==> flow/design.v <==
module Decoder (
input  wire [1:0] IN ,
output reg  [3:0] OUT
);
always @(*)
  begin
  OUT = 4'b0000 ;
    case (IN)
     2'b00 : OUT = 4'b0001 ;
     2'b01 : OUT = 4'b0010 ;          
     2'b10 : OUT = 4'b0100 ;     
     2'b11 : OUT = 4'b1000 ;     
   endcase
 end 
 endmodule
module ARITHMETIC_UNIT 
#( parameter IN_DATA_WIDTH = 16,
             OUT_DATA_WIDTH = 16
)
(
input  wire [IN_DATA_WIDTH-1:0]   A   ,
input  wire [IN_DATA_WIDTH-1:0]   B   ,
input  wire [1:0]                 ALU_FUNC ,
input  wire                       CLK ,
input  wire                       Arith_enable ,
output reg                        Carry_OUT,
output reg [OUT_DATA_WIDTH-1:0]   Arith_OUT,
output reg                        Arith_Flag
);
reg [OUT_DATA_WIDTH-1:0]  Arith_OUT_comb  ;
reg                       Arith_Flag_comb ;
wire                      Carry_OUT_comb  ;
always @ (posedge CLK)
 begin 
   Arith_OUT <= Arith_OUT_comb ;
   Carry_OUT <= Carry_OUT_comb ;
   Arith_Flag <= Arith_Flag_comb ;
	end
always @ (*)
 begin 
    Arith_OUT_comb = 1'b0 ;
    Arith_Flag_comb = 1'b0 ;
	if(Arith_enable)
      case (ALU_FUNC)
      2'b00 : begin
              Arith_OUT_comb = A + B ;
              Arith_Flag_comb = 1'b1 ;              
		      end
      2'b01 : begin
              Arith_OUT_comb = A - B ;
              Arith_Flag_comb = 1'b1 ;           
		      end
      2'b10 : begin
              Arith_OUT_comb = A * B ;
              Arith_Flag_comb = 1'b1 ;           
		      end
      2'b11 : begin
              Arith_OUT_comb = (B == 0) ? {IN_DATA_WIDTH{1'b1}} : A / B ;   
              Arith_Flag_comb = 1'b1 ;           
		      end
      endcase
	else
	 begin
      Arith_OUT_comb = 'b0 ;
      Arith_Flag_comb = 1'b0 ;
     end
 end
assign Carry_OUT_comb = Arith_OUT_comb [IN_DATA_WIDTH] ;
 endmodule
module LOGIC_UNIT 
#( parameter IN_DATA_WIDTH = 16 ,
             OUT_DATA_WIDTH = 16
)
(
input  wire [IN_DATA_WIDTH-1:0]  A   ,
input  wire [IN_DATA_WIDTH-1:0]  B   ,
input  wire [1:0]                ALU_FUNC ,
input  wire                      CLK ,
input  wire                      Logic_enable ,
output reg [OUT_DATA_WIDTH-1:0]  Logic_OUT,
output reg                       Logic_Flag
);
reg [OUT_DATA_WIDTH-1:0]  Logic_OUT_comb  ;
reg                       Logic_Flag_comb ;
always @ (posedge CLK)
 begin 
   Logic_OUT  <= Logic_OUT_comb ;
   Logic_Flag <= Logic_Flag_comb ;
	end
always @ (*)
 begin 
    Logic_OUT_comb = 1'b0 ;
    Logic_Flag_comb = 1'b0 ;
	if(Logic_enable)
      case (ALU_FUNC)
      2'b00 : begin
              Logic_OUT_comb = A & B ;
              Logic_Flag_comb = 1'b1 ;              
		      end
      2'b01 : begin
              Logic_OUT_comb = A | B ;
              Logic_Flag_comb = 1'b1 ;           
		      end
      2'b10 : begin
              Logic_OUT_comb = ~(A & B) ;
              Logic_Flag_comb = 1'b1 ;           
		      end
      2'b11 : begin
              Logic_OUT_comb = ~(A | B) ;
              Logic_Flag_comb = 1'b1 ;           
		      end
      endcase
	else
	 begin
      Logic_OUT_comb = 1'b0 ;
      Logic_Flag_comb = 1'b0 ;
     end
 end
 endmodule
module SHIFT_UNIT 
#( parameter IN_DATA_WIDTH = 16 ,
             OUT_DATA_WIDTH = 16
)
(
input  wire [IN_DATA_WIDTH-1:0]  A   ,
input  wire [IN_DATA_WIDTH-1:0]  B   ,
input  wire [1:0]                ALU_FUNC ,
input  wire                      CLK ,
input  wire                      Shift_enable ,
output reg  [OUT_DATA_WIDTH-1:0] Shift_OUT,
output reg                       Shift_Flag
);
reg [OUT_DATA_WIDTH-1:0]  Shift_OUT_comb  ;
reg                       Shift_Flag_comb ;
always @ (posedge CLK)
 begin 
   Shift_OUT  <= Shift_OUT_comb ;
   Shift_Flag <= Shift_Flag_comb ;
	end
always @ (*)
 begin 
    Shift_OUT_comb = 1'b0 ;
    Shift_Flag_comb = 1'b0 ;
	if(Shift_enable)
      case (ALU_FUNC)
      2'b00 : begin
              Shift_OUT_comb = A >> 1  ;
              Shift_Flag_comb = 1'b1 ;              
		      end
      2'b01 : begin
              Shift_OUT_comb = A << 1 ;
              Shift_Flag_comb = 1'b1 ;           
		      end
      2'b10 : begin
              Shift_OUT_comb = B >> 1 ;
              Shift_Flag_comb = 1'b1 ;           
		      end
      2'b11 : begin
              Shift_OUT_comb = B << 1 ;
              Shift_Flag_comb = 1'b1 ;           
		      end
      endcase
	else
	 begin
      Shift_OUT_comb = 1'b0 ;
      Shift_Flag_comb = 1'b0 ;
     end
 end
 endmodule
module CMP_UNIT 
#( parameter IN_DATA_WIDTH  = 16,
             OUT_DATA_WIDTH = 16
)
(
input  wire [IN_DATA_WIDTH-1:0]   A   ,
input  wire [IN_DATA_WIDTH-1:0]   B   ,
input  wire [1:0]                 ALU_FUNC ,
input  wire                       CLK ,
input  wire                       CMP_enable ,
output reg  [OUT_DATA_WIDTH-1:0]  CMP_OUT ,
output reg                        CMP_Flag
);
reg [OUT_DATA_WIDTH-1:0]  CMP_OUT_comb  ;
reg                       CMP_Flag_comb ;
always @ (posedge CLK)
 begin 
   CMP_OUT  <= CMP_OUT_comb ;
   CMP_Flag <= CMP_Flag_comb ;
	end
always @ (*)
 begin 
    CMP_OUT_comb = 1'b0 ;
    CMP_Flag_comb = 1'b0 ;
	if(CMP_enable)
      case (ALU_FUNC)
      2'b00 : begin
              CMP_OUT_comb = 'b0  ;
              CMP_Flag_comb = 1'b1 ;              
		      end
      2'b01 : begin
              CMP_Flag_comb = 1'b1 ;  
              if (A==B)
                CMP_OUT_comb = 'b1;
              else
                CMP_OUT_comb = 'b0;			  
		      end
      2'b10 : begin
              CMP_Flag_comb = 1'b1 ;  
              if (A>B)
                CMP_OUT_comb = 'b10;
              else
                CMP_OUT_comb = 'b0;			  
		      end
      2'b11 : begin
              CMP_Flag_comb = 1'b1 ; 
              if (A<B)
                CMP_OUT_comb = 'b11;
              else
                CMP_OUT_comb = 'b0;			  
		      end
      endcase
	else
	 begin
      CMP_OUT_comb = 'b0 ;
      CMP_Flag_comb = 1'b0 ;
     end
 end
 endmodule
module ALU_TOP 
#( parameter OP_DATA_WIDTH = 16 ,
             Arith_OUT_WIDTH = OP_DATA_WIDTH + OP_DATA_WIDTH ,            
             Logic_OUT_WIDTH = OP_DATA_WIDTH ,
             Shift_OUT_WIDTH = OP_DATA_WIDTH ,
             CMP_OUT_WIDTH = 3 
)
(
input  wire [OP_DATA_WIDTH-1:0]    A   ,
input  wire [OP_DATA_WIDTH-1:0]    B   ,
input  wire [3:0]                  ALU_FUNC ,
input  wire                        CLK ,
output wire [Arith_OUT_WIDTH-1:0]  Arith_OUT,
output wire                        Carry_OUT,
output wire                        Arith_Flag,
output wire [Logic_OUT_WIDTH-1:0]  Logic_OUT,
output wire                        Logic_Flag,
output wire [Shift_OUT_WIDTH-1:0]  Shift_OUT,
output wire                        Shift_Flag,
output wire [CMP_OUT_WIDTH-1:0]    CMP_OUT,
output wire                        CMP_Flag
);
wire                  CMP_enable ;
wire                  Shift_enable ;
wire                  Logic_enable ;
wire                  Arith_enable ;
Decoder U0 (
.IN(ALU_FUNC[3:2]),
.OUT({Shift_enable,CMP_enable,Logic_enable,Arith_enable})
);
ARITHMETIC_UNIT # ( .IN_DATA_WIDTH(OP_DATA_WIDTH), .OUT_DATA_WIDTH(Arith_OUT_WIDTH)) U0_ARITHMETIC_UNIT (
.A(A),
.B(B),
.ALU_FUNC(ALU_FUNC[1:0]),
.CLK(CLK),
.Arith_enable(Arith_enable),
.Arith_OUT(Arith_OUT),
.Carry_OUT(Carry_OUT),
.Arith_Flag(Arith_Flag)
);
LOGIC_UNIT # ( .IN_DATA_WIDTH(OP_DATA_WIDTH), .OUT_DATA_WIDTH(Logic_OUT_WIDTH)) U0_LOGIC_UNIT (
.A(A),
.B(B),
.ALU_FUNC(ALU_FUNC[1:0]),
.CLK(CLK),
.Logic_enable(Logic_enable),
.Logic_OUT(Logic_OUT),
.Logic_Flag(Logic_Flag)
);
SHIFT_UNIT # ( .IN_DATA_WIDTH(OP_DATA_WIDTH), .OUT_DATA_WIDTH(Shift_OUT_WIDTH)) U0_SHIFT_UNIT (
.A(A),
.B(B),
.ALU_FUNC(ALU_FUNC[1:0]),
.CLK(CLK),
.Shift_enable(Shift_enable),
.Shift_OUT(Shift_OUT),
.Shift_Flag(Shift_Flag)
);
CMP_UNIT # ( .IN_DATA_WIDTH(OP_DATA_WIDTH), .OUT_DATA_WIDTH(CMP_OUT_WIDTH)) U0_CMP_UNIT (
.A(A),
.B(B),
.ALU_FUNC(ALU_FUNC[1:0]),
.CLK(CLK),
.CMP_enable(CMP_enable),
.CMP_OUT(CMP_OUT),
.CMP_Flag(CMP_Flag)
);
endmodule
# Tool chain data of ALU_TOP
# The steps from the RTL of ALU_TOP to its reports follow in flow order.
# Lines are those of the file above, counted from 1.
# Cell names lack the library's common part.
# The mark n/a stands for no value.
[design] design="ALU_TOP" clock_port="CLK" lib="sky130hd" pvt_corner="tt_025C_1v80"

# Elaborated design
# Counts by Yosys on the flattened word-level netlist (proc, flatten, opt, wreduce; memories kept). Register bits leave out memories and registers merged into their read ports (data or address). Print and check cells are left out.
[classes] addsub=2 n_mul=1 n_div=1 cmp=2 equal=7 muxes=11 bitwise=4 reduce_and_logical=4
[ops] operator="16-bit by 16-bit divider with 32-bit output" count=1
[ops] operator="16-bit by 16-bit multiplier with 32-bit output" count=1
[ops] operator="32-bit case mux with 4-bit select" count=1
[ops] operator="16-bit case mux with 4-bit select" count=2
[ops] operator="16-bit inverter" count=2
[ops] operator="32-bit two-way mux" count=1
[ops] operator="16-bit by 16-bit adder with 17-bit output" count=1
[ops] operator="16-bit by 16-bit subtractor with 17-bit output" count=1
[ops] operator="17-bit two-way mux" count=1
[ops] operator="16-bit greater-than comparator" count=1
[ops] operator="16-bit < comparator" count=1
[ops] operator="16-bit equality test" count=1
[ops] operator="16-bit bitwise AND" count=1
[ops] operator="16-bit bitwise OR" count=1
[ops] operator="16-bit logical NOT" count=1
[ops] operator="4-bit case mux with 4-bit select" count=1
[ops] operator="3-bit case mux with 4-bit select" count=1
[ops] operator="2-bit equality test (second input constant)" count=4
[ops] operator="2-bit by 1-bit equality test with 1-bit output (second input constant)" count=2
[ops] operator="2-bit logical NOT" count=2
[ops] operator="4-bit OR reduction" count=1
[ops] operator="2-bit two-way mux" count=2
[ops] operator="1-bit two-way mux" count=2
[word_totals] register_bits=72 in_bits=37 out_inout_bits=72

# Longest topological paths
# Depth = most cells in a row (Yosys ltp): at word level without a register or memory, in the mapped netlist without a sequential cell, where the memories' decode and read muxes count.
[depth] depth_word=4 ABC_AREA=0 ltp_mapped=471

# After synthesis
# The flow's flattened synthesis, as Yosys stat reports it; memories are mapped. The netlist is that of the ABC_AREA named above (0 if unset); the other value can give another one.
[types] cell="ha_1" count=546 area_total_um2=6.83E+03
[types] cell="fa_1" count=196 area_total_um2=3.92E+03
[types] cell="nor2_1" count=525 area_total_um2=1970.64
[types] cell="nand2_1" count=422 area_total_um2=1.58E+03
[types] cell="o21a_1" count=193 area_total_um2=1448.89
[types] cell="dfxtp_1" count=70 area_total_um2=1.4E+03
[types] cell="a21oi_1" count=277 area_total_um2=1386.33
[types] cell="xnor2_1" count=157 area_total_um2=1.38E+03
[types] cell="inv_1" count=343 area_total_um2=1.29E+03
[types] cell="nor3_1" count=235 area_total_um2=1.18E+03
[types] cell="o31ai_1" count=113 area_total_um2=848.314
[types] cell="o21ai_0" count=166 area_total_um2=830.797
[types] cell="mux2_2" count=73 area_total_um2=822.038
[types] cell="a21o_1" count=101 area_total_um2=758.227
[types] cell="xor2_1" count=72 area_total_um2=630.605
[types] cell="mux2i_1" count=41 area_total_um2=410.394
[types] cell="clkbuf_1" count=97 area_total_um2=364.099
[types] cell="nor2b_1" count=55 area_total_um2=344.08
# Other cell types: 111; their cells: 847.
[synth_totals] cell_count=4529 mapped_area_um2=33913.8 seqArea_um2=1401.3 ffs=70 buf_cells=161
# The figures by module come from a second, unflattened synthesis with its own total; it is not the netlist above.
[unflattened] cells_unflattened=4623 area_unflattened_um2=34850.9
# Each row is one instance without its submodules.
[modules] mod="ARITHMETIC_UNIT" n_inst=1 n_cells=4434 mod_area_um2=32896.6 mod_seq_area_um2=660.6
[modules] mod="LOGIC_UNIT" n_inst=1 n_cells=56 mod_area_um2=721.9 mod_seq_area_um2=340.3
[modules] mod="SHIFT_UNIT" n_inst=1 n_cells=55 mod_area_um2=646.9 mod_seq_area_um2=340.3
[modules] mod="CMP_UNIT" n_inst=1 n_cells=74 mod_area_um2=559.3 mod_seq_area_um2=60.1
[modules] mod="Decoder" n_inst=1 n_cells=4 mod_area_um2=26.3 mod_seq_area_um2=0.0
[modules] mod="ALU_TOP" n_inst=1 n_cells=0 mod_area_um2=0.0 mod_seq_area_um2=0.0

# Timing after synthesis
# Path of least setup slack by OpenSTA after synthesis, without wires, with an ideal clock, recovery checks aside; 20% of the period is set as input and as output delay. Where synthesis merged equal registers, the netlist keeps one of their names.
[synth_path] kind="input port to flip-flop" start="in B[1]" end="reg U0_ARITHMETIC_UNIT.Arith_OUT[0]" clock_period_ns=105.0 launch_ns=21.000 arrival_ns=111.190 path_slack_ns=-6.321 path_delay_ns=90.322 driving_pins=439 n_path_buf=48 synth_period_reached_ns=111.321
# "path_delay_ns" = arrival - input delay + setup time.
# "driving_pins" counts driving pins, that of a launching flip-flop among them; a cell with two outputs on the path counts twice.
# "synth_period_reached_ns" is the clock period less the worst setup slack; recovery checks do not enter. This is arithmetic on one report: input and output delays are still those of the set period (20% each).
# The rows between start and end are the longest chain of elaborated cells between them; the timing report does not say that the signal goes this way. Where chains are equally long, one stands for them.
# A line is the first line of the expression or statement that the cell stems from. Yosys adds cells for indexed reads and writes and turns some case tables into memories.
[synth_via] cell_sequence="clkbuf_1 -> clkinv_1 -> ha_1 -> o211ai_1 -> nand2_1 -> a311oi_1 -> a21boi_2 -> ha_1 -> a21boi_0 -> o21ai_2 -> mux2_2 -> ha_1 -> nor3_1 -> a211oi_1 -> o21ai_2 -> a21o_1 -> ha_1 -> a21o_1 -> (+403 left out) -> o21ai_0 -> nand2b_1 -> a21oi_1 -> nor2b_1 -> o21ai_0 -> nand2b_1 -> a21oi_1 -> nor2b_1 -> o21ai_0 -> nand2b_1 -> a21oi_1 -> o21ai_0 -> nand2_1 -> o2111ai_1 -> nor3_1 -> nand4b_1 -> nor3_1 -> a221oi_2" elab_chain_len=3
[synth_rtl] element="start: declaration" line_no=238 rtl="input  wire [OP_DATA_WIDTH-1:0]    B   ,"
[synth_rtl] element="16-bit by 16-bit divider with 32-bit output" line_no=58 rtl="Arith_OUT_comb = (B == 0) ? {IN_DATA_WIDTH{1'b1}} : A / B ;"
[synth_rtl] element="32-bit two-way mux" line_no=58
[synth_rtl] element="32-bit case mux with 4-bit select" line_no=44 rtl="case (ALU_FUNC)"
[synth_rtl] element="end: assignment" line_no=35 rtl="Arith_OUT <= Arith_OUT_comb ;"
[synth_rtl] element="end: declaration" line_no=27 rtl="output reg [OUT_DATA_WIDTH-1:0]   Arith_OUT,"

# Timing after layout
# Path of least setup slack in the final report of job 1 (OpenROAD, finished layout, wires in). Where an end is a register, its clock arrival counts in the times.
[layout_path] kind="input port to flip-flop" start="in B[10]" end="reg U0_ARITHMETIC_UNIT.Arith_OUT[0]" clock_period_ns=69.7 launch_ns=13.94 arrival_ns=89.61 path_slack_ns=-19.64 driving_pins=435 n_path_buf=70
# The rows between start and end are the longest chain of elaborated cells between them; the timing report does not say that the signal goes this way. Where chains are equally long, one stands for them.
[layout_via] cell_sequence="buf_4 -> or4_4 -> or4_4 -> a311oi_2 -> a21boi_4 -> ha_4 -> a21boi_4 -> o21ai_4 -> mux2_4 -> ha_4 -> buf_4 -> nor2_2 -> a21oi_2 -> xnor2_1 -> nor4_2 -> a21o_1 -> ha_4 -> a21o_1 -> (+399 left out) -> o21ai_1 -> nand2b_1 -> a21oi_2 -> nor2b_1 -> o21ai_1 -> nand2b_1 -> a21oi_2 -> nor2b_1 -> o21ai_1 -> nand2b_1 -> a21oi_1 -> o21ai_1 -> nand2_1 -> o2111ai_1 -> nor3_1 -> nand4b_1 -> nor3_2 -> a221oi_2" elab_chain_len=3
[layout_rtl] element="start: declaration" line_no=238 rtl="input  wire [OP_DATA_WIDTH-1:0]    B   ,"
[layout_rtl] element="16-bit by 16-bit divider with 32-bit output" line_no=58 rtl="Arith_OUT_comb = (B == 0) ? {IN_DATA_WIDTH{1'b1}} : A / B ;"
[layout_rtl] element="32-bit two-way mux" line_no=58
[layout_rtl] element="32-bit case mux with 4-bit select" line_no=44 rtl="case (ALU_FUNC)"
[layout_rtl] element="end: assignment" line_no=35 rtl="Arith_OUT <= Arith_OUT_comb ;"
[layout_rtl] element="end: declaration" line_no=27 rtl="output reg [OUT_DATA_WIDTH-1:0]   Arith_OUT,"

Design ALU_TOP on sky130hd. What follows are 6 stored runs of the flow, each under its own settings; their order means nothing. The constraints put input and output delay at 20% of the set period each and load the outputs with 0.01 pF.
"achieved clock period" means the clock period less the worst setup slack. The figure is calculated, with input and output delays left at 20% of the set period.
By "worst setup path time" is meant the share of the clock period that the worst setup path is allowed (20% is reserved at inputs, 20% at outputs), minus its slack. Clock arrival times at its registers enter into it.
[job 1] settings: ABC_AREA=0, CORE_ASPECT_RATIO=0.97, CORE_MARGIN=5, CORE_UTILIZATION=38, CTS_CLUSTER_SIZE=49, GPL_ROUTABILITY_DRIVEN=0, MIN_ROUTING_LAYER=met1, PLACE_DENSITY_LB_ADDON=0.29, SETUP_SLACK_MARGIN=5.0, period_ns=69.7, CAP_MARGIN=20, SLEW_MARGIN=20
[job 1] result: chip area after synthesis (Yosys) 33913.8 um^2, die area 95321.3 um^2, standard-cell area of the final layout 52608.0 um^2, utilization 0.591, worst setup slack after layout -19.644 ns, total negative slack -66.648 ns, worst hold slack 14.012 ns, achieved clock period 89.344 ns, worst setup path time 75.40 ns, worst setup path kind input port to flip-flop
[job 2] settings: ABC_AREA=0, CELL_PAD_IN_SITES_DETAIL_PLACEMENT=0, CORE_ASPECT_RATIO=1.53, CORE_MARGIN=7, CORE_UTILIZATION=52, CTS_CLUSTER_DIAMETER=129, CTS_CLUSTER_SIZE=86, GPL_TIMING_DRIVEN=0, MAX_ROUTING_LAYER=met4, PLACE_DENSITY=0.55, TNS_END_PERCENT=90, period_ns=105.0, CAP_MARGIN=20, SLEW_MARGIN=20
[job 2] result: chip area after synthesis (Yosys) 33913.8 um^2, die area 72726.4 um^2, standard-cell area of the final layout 41707.5 um^2, utilization 0.647, worst setup slack after layout -0.459 ns, total negative slack -0.459 ns, worst hold slack 21.282 ns, achieved clock period 105.459 ns, worst setup path time 84.46 ns, worst setup path kind input port to flip-flop
[job 3] settings: ABC_AREA=1, CELL_PAD_IN_SITES_DETAIL_PLACEMENT=0, CORE_ASPECT_RATIO=1.53, CORE_MARGIN=7, CORE_UTILIZATION=46, CTS_CLUSTER_DIAMETER=129, CTS_CLUSTER_SIZE=86, GPL_TIMING_DRIVEN=0, MAX_ROUTING_LAYER=met4, MIN_ROUTING_LAYER=met2, PLACE_DENSITY=0.55, SETUP_SLACK_MARGIN=-0.86, SLEW_MARGIN=35, TNS_END_PERCENT=90, period_ns=105.0, CAP_MARGIN=20
[job 3] result: chip area after synthesis (Yosys) 35861.9 um^2, die area 86151.8 um^2, standard-cell area of the final layout 42698.5 um^2, utilization 0.554, worst setup slack after layout 4.542 ns, total negative slack 0.000 ns, worst hold slack 21.075 ns, achieved clock period 100.458 ns, worst setup path time 79.46 ns, worst setup path kind input port to flip-flop
[job 4] settings: ABC_AREA=1, CAP_MARGIN=25, CELL_PAD_IN_SITES_DETAIL_PLACEMENT=0, CELL_PAD_IN_SITES_GLOBAL_PLACEMENT=2, CORE_ASPECT_RATIO=0.67, CORE_MARGIN=9, CORE_UTILIZATION=47, HOLD_SLACK_MARGIN=0.2, MAX_ROUTING_LAYER=met4, MIN_ROUTING_LAYER=met1, PLACE_DENSITY_LB_ADDON=0.22, SETUP_SLACK_MARGIN=5.0, period_ns=85.8, SLEW_MARGIN=20
[job 4] result: chip area after synthesis (Yosys) 35861.9 um^2, die area 86769.0 um^2, standard-cell area of the final layout 55961.2 um^2, utilization 0.744, worst setup slack after layout -3.776 ns, total negative slack -5.827 ns, worst hold slack 17.420 ns, achieved clock period 89.576 ns, worst setup path time 72.42 ns, worst setup path kind input port to flip-flop
[job 5] settings: CORE_UTILIZATION=42, period_ns=102.0, CAP_MARGIN=20, CORE_MARGIN=2, SLEW_MARGIN=20
[job 5] result: chip area after synthesis (Yosys) 33913.8 um^2, die area 83036.2 um^2, standard-cell area of the final layout 40717.8 um^2, utilization 0.507, worst setup slack after layout 3.717 ns, total negative slack 0.000 ns, worst hold slack 20.534 ns, achieved clock period 98.283 ns, worst setup path time 77.88 ns, worst setup path kind input port to flip-flop
[job 6] settings: CAP_MARGIN=20, CELL_PAD_IN_SITES_DETAIL_PLACEMENT=0, CORE_MARGIN=6, CORE_UTILIZATION=64, GPL_TIMING_DRIVEN=0, PLACE_DENSITY=0.63, SETUP_SLACK_MARGIN=5.0, period_ns=150.0, SLEW_MARGIN=20
[job 6] result: chip area after synthesis (Yosys) 33913.8 um^2, die area 58658.4 um^2, standard-cell area of the final layout 36555.1 um^2, utilization 0.705, worst setup slack after layout 13.207 ns, total negative slack 0.000 ns, worst hold slack 30.336 ns, achieved clock period 136.793 ns, worst setup path time 106.79 ns, worst setup path kind input port to flip-flop
